==> flow/design.v <==
module timer_peripheral (
    input wire clk,
    input wire reset_n,
    input wire [15:0] addr,
    input wire [31:0] data_in,
    output reg [31:0] data_out,
    input wire write_enable,
    input wire read_enable,
    output reg interrupt,
    input wire interrupt_ack,
    output wire ready,
    output wire [7:0] timer_count
);
    reg [7:0] count_reg;
    reg [7:0] load_value;
    reg timer_enable;
    reg interrupt_enable;
    reg interrupt_flag;
    reg [15:0] prescaler;
    reg [15:0] prescaler_counter;
    localparam TIMER_COUNT_REG = 16'h0000;   
    localparam TIMER_LOAD_REG  = 16'h0004;   
    localparam TIMER_CTRL_REG  = 16'h0008;   
    localparam TIMER_CLEAR_REG = 16'h000C;   
    localparam TIMER_STATUS_REG = 16'h0010;  
    assign ready = 1'b1;
    assign timer_count = count_reg;
    always @(posedge clk or negedge reset_n) begin
        if (!reset_n) begin
            count_reg <= 8'h0F;            
            load_value <= 8'h0F;
            timer_enable <= 1'b1;          
            interrupt_enable <= 1'b1;      
            interrupt_flag <= 1'b0;
            prescaler <= 16'h00FF;         
            prescaler_counter <= 16'h0000;
            interrupt <= 1'b0;
            data_out <= 32'h00000000;
        end else begin
            if (timer_enable) begin
                if (prescaler_counter >= prescaler) begin
                    prescaler_counter <= 16'h0000;
                    if (count_reg == 8'h00) begin
                        interrupt_flag <= 1'b1;
                        if (interrupt_enable) begin
                            interrupt <= 1'b1;
                        end
                        count_reg <= load_value;  
                    end else begin
                        count_reg <= count_reg - 1'b1;
                    end
                end else begin
                    prescaler_counter <= prescaler_counter + 1'b1;
                end
            end
            if (interrupt_ack) begin
                interrupt <= 1'b0;
                interrupt_flag <= 1'b0;
            end
            if (read_enable) begin
                case (addr)
                    TIMER_COUNT_REG: begin
                        data_out <= {24'h000000, count_reg};
                    end
                    TIMER_LOAD_REG: begin
                        data_out <= {24'h000000, load_value};
                    end
                    TIMER_CTRL_REG: begin
                        data_out <= {30'h00000000, interrupt_enable, timer_enable};
                    end
                    TIMER_STATUS_REG: begin
                        data_out <= {31'h00000000, interrupt_flag};
                    end
                    default: begin
                        data_out <= 32'h00000000;
                    end
                endcase
            end else if (write_enable) begin
                case (addr)
                    TIMER_LOAD_REG: begin
                        load_value <= data_in[7:0];
                    end
                    TIMER_CTRL_REG: begin
                        timer_enable <= data_in[0];
                        interrupt_enable <= data_in[1];
                    end
                    TIMER_CLEAR_REG: begin
                        if (data_in[0]) begin
                            interrupt <= 1'b0;
                            interrupt_flag <= 1'b0;
                        end
                    end
                    default: begin
                    end
                endcase
                data_out <= 32'h00000000;
            end else begin
                data_out <= 32'h00000000;
            end
        end
    end
endmodule
module led_gpio_peripheral (
    input wire clk,
    input wire reset_n,
    input wire [15:0] addr,
    input wire [31:0] data_in,
    output reg [31:0] data_out,
    input wire write_enable,
    input wire read_enable,
    output reg [7:0] led_out,
    output wire ready
);
    reg [7:0] led_data_reg;
    reg [7:0] led_direction_reg;   
    reg [7:0] led_input_reg;       
    localparam LED_DATA_REG = 16'h0000;       
    localparam LED_DIR_REG  = 16'h0004;       
    localparam LED_INPUT_REG = 16'h0008;      
    assign ready = 1'b1;
    always @(posedge clk or negedge reset_n) begin
        if (!reset_n) begin
            led_data_reg <= 8'h00;
            led_direction_reg <= 8'hFF;     
            led_out <= 8'h00;
            data_out <= 32'h00000000;
            led_input_reg <= 8'h00;
        end else begin
            led_out <= led_data_reg & led_direction_reg;
            if (read_enable) begin
                case (addr)
                    LED_DATA_REG: begin
                        data_out <= {24'h000000, led_data_reg};
                    end
                    LED_DIR_REG: begin
                        data_out <= {24'h000000, led_direction_reg};
                    end
                    LED_INPUT_REG: begin
                        data_out <= {24'h000000, led_out};
                    end
                    default: begin
                        data_out <= 32'h00000000;
                    end
                endcase
            end else if (write_enable) begin
                case (addr)
                    LED_DATA_REG: begin
                        led_data_reg <= data_in[7:0];
                    end
                    LED_DIR_REG: begin
                        led_direction_reg <= data_in[7:0];
                    end
                    default: begin
                    end
                endcase
                data_out <= 32'h00000000;
            end else begin
                data_out <= 32'h00000000;
            end
        end
    end
endmodule
module memory_peripheral (
    input wire clk,
    input wire reset_n,
    input wire [15:0] addr,
    input wire [31:0] data_in,
    output reg [31:0] data_out,
    input wire write_enable,
    input wire read_enable,
    output wire ready
);
    reg [31:0] ram_memory [0:63];
    reg [5:0] ram_addr;
    integer i;   
    assign ready = 1'b1;
    always @(*) begin
        ram_addr = addr[7:2];   
    end
    always @(posedge clk or negedge reset_n) begin
        if (!reset_n) begin
            data_out <= 32'h00000000;
            for (i = 0; i < 64; i = i + 1) begin
                ram_memory[i] <= 32'h00000000;
            end
        end else begin
            if (write_enable) begin
                ram_memory[ram_addr] <= data_in;
                data_out <= 32'h00000000;   
            end else if (read_enable) begin
                data_out <= ram_memory[ram_addr];
            end else begin
                data_out <= 32'h00000000;
            end
        end
    end
    wire [31:0] mem_loc_0 = ram_memory[0];
    wire [31:0] mem_loc_1 = ram_memory[1];
    wire [31:0] mem_loc_2 = ram_memory[2];
    wire [31:0] mem_loc_3 = ram_memory[3];
endmodule
module soc_top (
    input wire clk,
    input wire reset_n,
    input wire [31:0] cpu_addr,
    input wire [31:0] cpu_data_out,
    input wire cpu_write_enable,
    input wire cpu_read_enable,
    input wire cpu_interrupt_ack,
    output wire [31:0] cpu_data_in,
    output wire [7:0] led_out,
    output wire timer_interrupt,
    output wire [7:0] timer_count,
    output wire [31:0] ram_data_out,
    output wire [7:0] ram_addr_debug
);
    wire timer_select;
    wire led_select;
    wire ram_select;
    wire [31:0] timer_data_out;
    wire timer_ready;
    wire [31:0] led_data_out;
    wire led_ready;
    wire [31:0] ram_data_out_int;
    wire ram_ready;
    assign timer_select = (cpu_addr[31:16] == 16'h4000);   
    assign led_select   = (cpu_addr[31:16] == 16'h4001);   
    assign ram_select   = (cpu_addr[31:16] == 16'h2000);   
    assign cpu_data_in = timer_select ? timer_data_out :
                        led_select   ? led_data_out :
                        ram_select   ? ram_data_out_int :
                        32'h00000000;
    timer_peripheral timer_inst (
        .clk(clk),
        .reset_n(reset_n),
        .addr(cpu_addr[15:0]),
        .data_in(cpu_data_out),
        .data_out(timer_data_out),
        .write_enable(cpu_write_enable & timer_select),
        .read_enable(cpu_read_enable & timer_select),
        .interrupt(timer_interrupt),
        .interrupt_ack(cpu_interrupt_ack),
        .ready(timer_ready),
        .timer_count(timer_count)
    );
    led_gpio_peripheral led_inst (
        .clk(clk),
        .reset_n(reset_n),
        .addr(cpu_addr[15:0]),
        .data_in(cpu_data_out),
        .data_out(led_data_out),
        .write_enable(cpu_write_enable & led_select),
        .read_enable(cpu_read_enable & led_select),
        .led_out(led_out),
        .ready(led_ready)
    );
    memory_peripheral ram_inst (
        .clk(clk),
        .reset_n(reset_n),
        .addr(cpu_addr[15:0]),
        .data_in(cpu_data_out),
        .data_out(ram_data_out_int),
        .write_enable(cpu_write_enable & ram_select),
        .read_enable(cpu_read_enable & ram_select),
        .ready(ram_ready)
    );
    assign ram_data_out = ram_data_out_int;
    assign ram_addr_debug = cpu_addr[7:0];
endmodule
Step by step through the tools: soc_top --
Tool output for the design above, in the order of the flow. Lines are those of the file above, counted from 1. Operators: Yosys type, input widths -> output width; for muxes data width and select width s. Cell names lack the library's common part. Not given: -
Design: design top soc_top, clock clk, cell library sky130hd, timing corner tt_025C_1v80

Word-level counts --
Counts by Yosys on the flattened word-level netlist (proc, flatten, opt, wreduce). Print and check cells are left out. Cells with the same type and inputs are merged into one.
Storage and ports: register bits after elaboration 2204, word-level cells 260
Cells by class: $add $sub $neg 2, order comparisons 1, eq/ne operators 70, mux-type cells 29, bitwise logic cells 9, reduce/logical cells 72
Operators by type and width (count):
- $pmux 32 s64 | 1
- $mux 32 | 7
- $eq 6x6->1 const B | 32
- $reduce_and 2->1 | 65
- $eq 6x5->1 const B | 16
- $eq 6x4->1 const B | 8
- $eq 16x15->1 const B | 2
- $eq 16x4->1 const B | 2
- $pmux 8 s4 | 1
- $eq 6x3->1 const B | 4
- $pmux 8 s3 | 1
- $mux 1 | 17
- $add 16x1->16 const B | 1
- $eq 16x14->1 const B | 1
- $eq 16x3->1 const B | 1
- $eq 16x5->1 const B | 1
- $ge 16x8->1 const B | 1
- $logic_not 16->1 | 1
- $mux 16 | 1
- $reduce_and 3->1 | 4
- $eq 6x2->1 const B | 2
- $sub 8x1->8 const B | 1
- $and 8x8->8 | 1
- $logic_not 8->1 | 1
- $mux 8 | 1
- $and 1x1->1 | 6
- $eq 6x1->1 const B | 1
- $logic_not 6->1 | 1
- $not 1->1 | 2

Depth --
Depth = most cells in a row (Yosys ltp): at word level without a register or memory, in the mapped netlist without a sequential cell, where the memories' decode and read muxes count.
Logic depth: depth after elaboration 9, ABC_AREA 0, gate-level depth with buffers 11

Mapped cells and area --
Yosys stat after the flow's synthesis: flattened, memories mapped to cells. It holds for the ABC_AREA given above (unset counts as 0); a run with the other value may have another netlist. The area totals of this step are shown rounded.
Synthesis totals: cell count 6860, synthesis area 93600 sq um, flip-flops 2156
Cells by type:
- dfrtp_1 | count 2138, total area 5.35E+04 sq um
- mux2_1 | count 1800, total area 2.03E+04 sq um
- a22oi_1 | count 790, total area 5.93E+03 sq um
- mux2_2 | count 275, total area 3096.72 sq um
- clkbuf_1 | count 354, total area 1.33E+03 sq um
- buf_2 | count 253, total area 1.27E+03 sq um
- nand4_1 | count 170, total area 1063.52 sq um
- and3_1 | count 136, total area 850.816 sq um
- mux2i_1 | count 63, total area 630.605 sq um
- and2_1 | count 82, total area 512.992 sq um
- dfstp_2 | count 18, total area 472.954 sq um
- a2bb2oi_1 | count 47, total area 411.645 sq um
- nand3_1 | count 78, total area 390.374 sq um
- nand2_1 | count 103, total area 386.621 sq um
- a2111oi_0 | count 42, total area 367.853 sq um
- nor4_1 | count 56, total area 350.336 sq um
- a21oi_1 | count 60, total area 300.288 sq um
- buf_1 | count 76, total area 285.274 sq um
Not listed: further types 47, cells in them 319. The figures by module come from a second, unflattened synthesis with its own total; it is not the netlist above.
Unflattened totals: cells (unflattened synthesis) 7106, area (unflattened synthesis) 95710 sq um
Each row is one instance without its submodules.
Modules:
- memory_peripheral | times used 1, cells 6595, area 90820 sq um, sequential area 52050 sq um
- timer_peripheral | times used 1, cells 231, area 2312 sq um, sequential area 1114 sq um
- led_gpio_peripheral | times used 1, cells 133, area 1561 sq um, sequential area 810.8 sq um
- soc_top | times used 1, cells 147, area 1022 sq um, sequential area 0.0 sq um

Timing after synthesis --
Path of least setup slack by OpenSTA after synthesis, without wires, with an ideal clock, recovery checks aside; 20% of the period is set as input and as output delay. Where synthesis merged equal registers, the netlist keeps one of their names.
Path post-synthesis: kind in2out, from input cpu_addr[22], to output cpu_data_in[2], clock period 10.0 ns, external output delay 2.000 ns, data arrival time 3.355 ns, required time 8.000 ns, slack 4.645 ns, delay of the path 1.355 ns, stages 6, buffers on the path 1, period reached after synthesis 5.355 ns
"delay of the path" = arrival - input delay + setup time. A path that ends at an output port has no setup time. "stages": output pins that drive a net of the path, with the launching flip-flop's if there is one; two outputs of one cell count as two. "period reached after synthesis" is the clock period less the worst setup slack; recovery checks do not enter. This is arithmetic on one report: input and output delays are still those of the set period (20% each). The rows between start and end are the longest chain of elaborated cells between them; the timing report does not say that the signal goes this way. Where chains are equally long, one stands for them. A line is the first line of the expression or statement that the cell stems from. Yosys adds cells for indexed reads and writes and turns some case tables into memories.
On the way, post-synthesis: cells stage by stage nor4_1 nand4b_1 nor4_4 clkbuf_1 a222oi_1 inv_1, cells in the longest elaborated chain 4
Ends and longest elaborated chain, post-synthesis:
- from (decl) | line 205 | input wire [31:0] cpu_addr,
- $eq 16x14->1 | line 228 | assign ram_select   = (cpu_addr[31:16] == 16'h2000);
- $mux 32 | line 231 | ram_select   ? ram_data_out_int :
- $mux 32 | line 230 | led_select   ? led_data_out :
- $mux 32 | line 229 | assign cpu_data_in = timer_select ? timer_data_out :
- to (decl) | line 210 | output wire [31:0] cpu_data_in,

Worst path after layout --
From the final timing report of entry A: the path of least setup slack in the routed layout; clock arrival at registers is part of the times.
Path post-layout: kind in2out, from input cpu_addr[22], to output cpu_data_in[4], clock period 8.27 ns, external output delay 1.65 ns, data arrival time 4.53 ns, required time 6.62 ns, slack 2.08 ns, stages 8, buffers on the path 3
The rows between start and end are the longest chain of elaborated cells between them; the timing report does not say that the signal goes this way. Where chains are equally long, one stands for them.
On the way, post-layout: cells stage by stage clkdlybuf4s50_1 nor4_1 nand4b_1 nor4_4 buf_4 a222oi_1 inv_1 clkdlybuf4s50_1, cells in the longest elaborated chain 4
Ends and longest elaborated chain, post-layout:
- from (decl) | line 205 | input wire [31:0] cpu_addr,
- $eq 16x14->1 | line 228 | assign ram_select   = (cpu_addr[31:16] == 16'h2000);
- $mux 32 | line 231 | ram_select   ? ram_data_out_int :
- $mux 32 | line 230 | led_select   ? led_data_out :
- $mux 32 | line 229 | assign cpu_data_in = timer_select ? timer_data_out :
- to (decl) | line 210 | output wire [31:0] cpu_data_in,

Subject: flow runs of soc_top

Hi,

Design soc_top on sky130hd. What follows are 3 stored runs of the flow, each under its own settings; their order means nothing. The constraints put input and output delay at 20% of the set period each and load the outputs with 0.01 pF.
By "achieved clock period" is meant the clock period of the run minus its worst setup slack. This is arithmetic on one report: input and output delays are still those of the set period (20% each).
"worst setup path time" = time allowed to the worst setup path (clock period - input delay - output delay, where it has them) - its slack; a late launch clock adds to it, a late capture clock takes from it.
"power consumption" is the tool's figure for a default switching activity; nothing was simulated.
Values from the reports are rounded here.

[entry A] flow files
==> flow/run.sh <==
#!/bin/bash
# the make line also repeats the synthesis and layout settings of config.mk as NAME=value (left out here)
make -C /OpenROAD-flow-scripts/flow DESIGN_CONFIG=/design/flow/config.mk WORK_HOME=/design/flow/orfs CLKGATE_MAP_FILE= finish
==> flow/config.mk <==
export PLATFORM = sky130hd
export DESIGN_NAME = soc_top
export DESIGN_NICKNAME = soc_top
export VERILOG_FILES = /design/flow/design.v
export SDC_FILE = /design/flow/constraint.sdc
export NUM_CORES = 4
export LEC_CHECK = 0
export CAP_MARGIN = 20
export CELL_PAD_IN_SITES_GLOBAL_PLACEMENT = 0
export CORE_MARGIN = 7
export CORE_UTILIZATION = 50
export CTS_CLUSTER_SIZE = 61
export GPL_ROUTABILITY_DRIVEN = 0
export HOLD_SLACK_MARGIN = 0.0
export MAX_ROUTING_LAYER = met5
export MIN_ROUTING_LAYER = met1
export PLACE_DENSITY_LB_ADDON = 0.1
export SETUP_SLACK_MARGIN = 1.82
export SLEW_MARGIN = 20
export TNS_END_PERCENT = 90
==> flow/constraint.sdc <==
create_clock -name core_clock -period 8.27 [get_ports {clk}]
set_input_delay 1.6540 -clock core_clock [delete_from_list [all_inputs] [get_ports {clk}]]
set_output_delay 1.6540 -clock core_clock [all_outputs]
set_load 0.01 [all_outputs]

[entry A] result: achieved clock period 6.188 ns; setup slack of the critical path 2.082 ns; standard-cell area after routing 105400 sq um; summed negative setup slack 0.000 ns; final utilization 0.568; chip area after synthesis (Yosys) 93600 sq um; die outline area 199500 sq um; worst hold slack in the final report 0.479 ns; worst setup path time 2.88 ns; critical path type in2out; power consumption 0.02175 W

[entry B] flow files
==> flow/run.sh <==
#!/bin/bash
# the make line also repeats the synthesis and layout settings of config.mk as NAME=value (left out here)
make -C /OpenROAD-flow-scripts/flow DESIGN_CONFIG=/design/flow/config.mk WORK_HOME=/design/flow/orfs CLKGATE_MAP_FILE= finish
==> flow/config.mk <==
export PLATFORM = sky130hd
export DESIGN_NAME = soc_top
export DESIGN_NICKNAME = soc_top
export VERILOG_FILES = /design/flow/design.v
export SDC_FILE = /design/flow/constraint.sdc
export NUM_CORES = 4
export LEC_CHECK = 0
export ABC_AREA = 0
export CAP_MARGIN = 20
export CELL_PAD_IN_SITES_DETAIL_PLACEMENT = 2
export CELL_PAD_IN_SITES_GLOBAL_PLACEMENT = 2
export CORE_ASPECT_RATIO = 1.05
export CORE_MARGIN = 2
export CORE_UTILIZATION = 42
export CTS_CLUSTER_DIAMETER = 123
export CTS_CLUSTER_SIZE = 65
export GPL_ROUTABILITY_DRIVEN = 0
export MAX_ROUTING_LAYER = met4
export MIN_ROUTING_LAYER = met1
export PLACE_DENSITY_LB_ADDON = 0.26
export SETUP_SLACK_MARGIN = 1.39
export SLEW_MARGIN = 5
==> flow/constraint.sdc <==
create_clock -name core_clock -period 4.98 [get_ports {clk}]
set_input_delay 0.9960 -clock core_clock [delete_from_list [all_inputs] [get_ports {clk}]]
set_output_delay 0.9960 -clock core_clock [all_outputs]
set_load 0.01 [all_outputs]

[entry B] result: achieved clock period 3.829 ns; setup slack of the critical path 1.151 ns; standard-cell area after routing 104300 sq um; summed negative setup slack 0.000 ns; final utilization 0.471; chip area after synthesis (Yosys) 93600 sq um; die outline area 226700 sq um; worst hold slack in the final report 0.479 ns; worst setup path time 1.84 ns; critical path type in2out; power consumption 0.02699 W

[entry C] flow files
==> flow/run.sh <==
#!/bin/bash
# the make line also repeats the synthesis and layout settings of config.mk as NAME=value (left out here)
make -C /OpenROAD-flow-scripts/flow DESIGN_CONFIG=/design/flow/config.mk WORK_HOME=/design/flow/orfs CLKGATE_MAP_FILE= finish
==> flow/config.mk <==
export PLATFORM = sky130hd
export DESIGN_NAME = soc_top
export DESIGN_NICKNAME = soc_top
export VERILOG_FILES = /design/flow/design.v
export SDC_FILE = /design/flow/constraint.sdc
export NUM_CORES = 4
export LEC_CHECK = 0
export CAP_MARGIN = 30
export CORE_ASPECT_RATIO = 1.33
export CORE_MARGIN = 2
export CORE_UTILIZATION = 67
export CTS_CLUSTER_DIAMETER = 325
export CTS_CLUSTER_SIZE = 65
export MIN_ROUTING_LAYER = met1
export SLEW_MARGIN = 20
export TNS_END_PERCENT = 5
==> flow/constraint.sdc <==
create_clock -name core_clock -period 7.56 [get_ports {clk}]
set_input_delay 1.5120 -clock core_clock [delete_from_list [all_inputs] [get_ports {clk}]]
set_output_delay 1.5120 -clock core_clock [all_outputs]
set_load 0.01 [all_outputs]

[entry C] result: achieved clock period 5.814 ns; setup slack of the critical path 1.746 ns; standard-cell area after routing 99160 sq um; summed negative setup slack 0.000 ns; final utilization 0.714; chip area after synthesis (Yosys) 93600 sq um; die outline area 142700 sq um; worst hold slack in the final report 0.503 ns; worst setup path time 2.79 ns; critical path type in2out; power consumption 0.01664 W

Regards
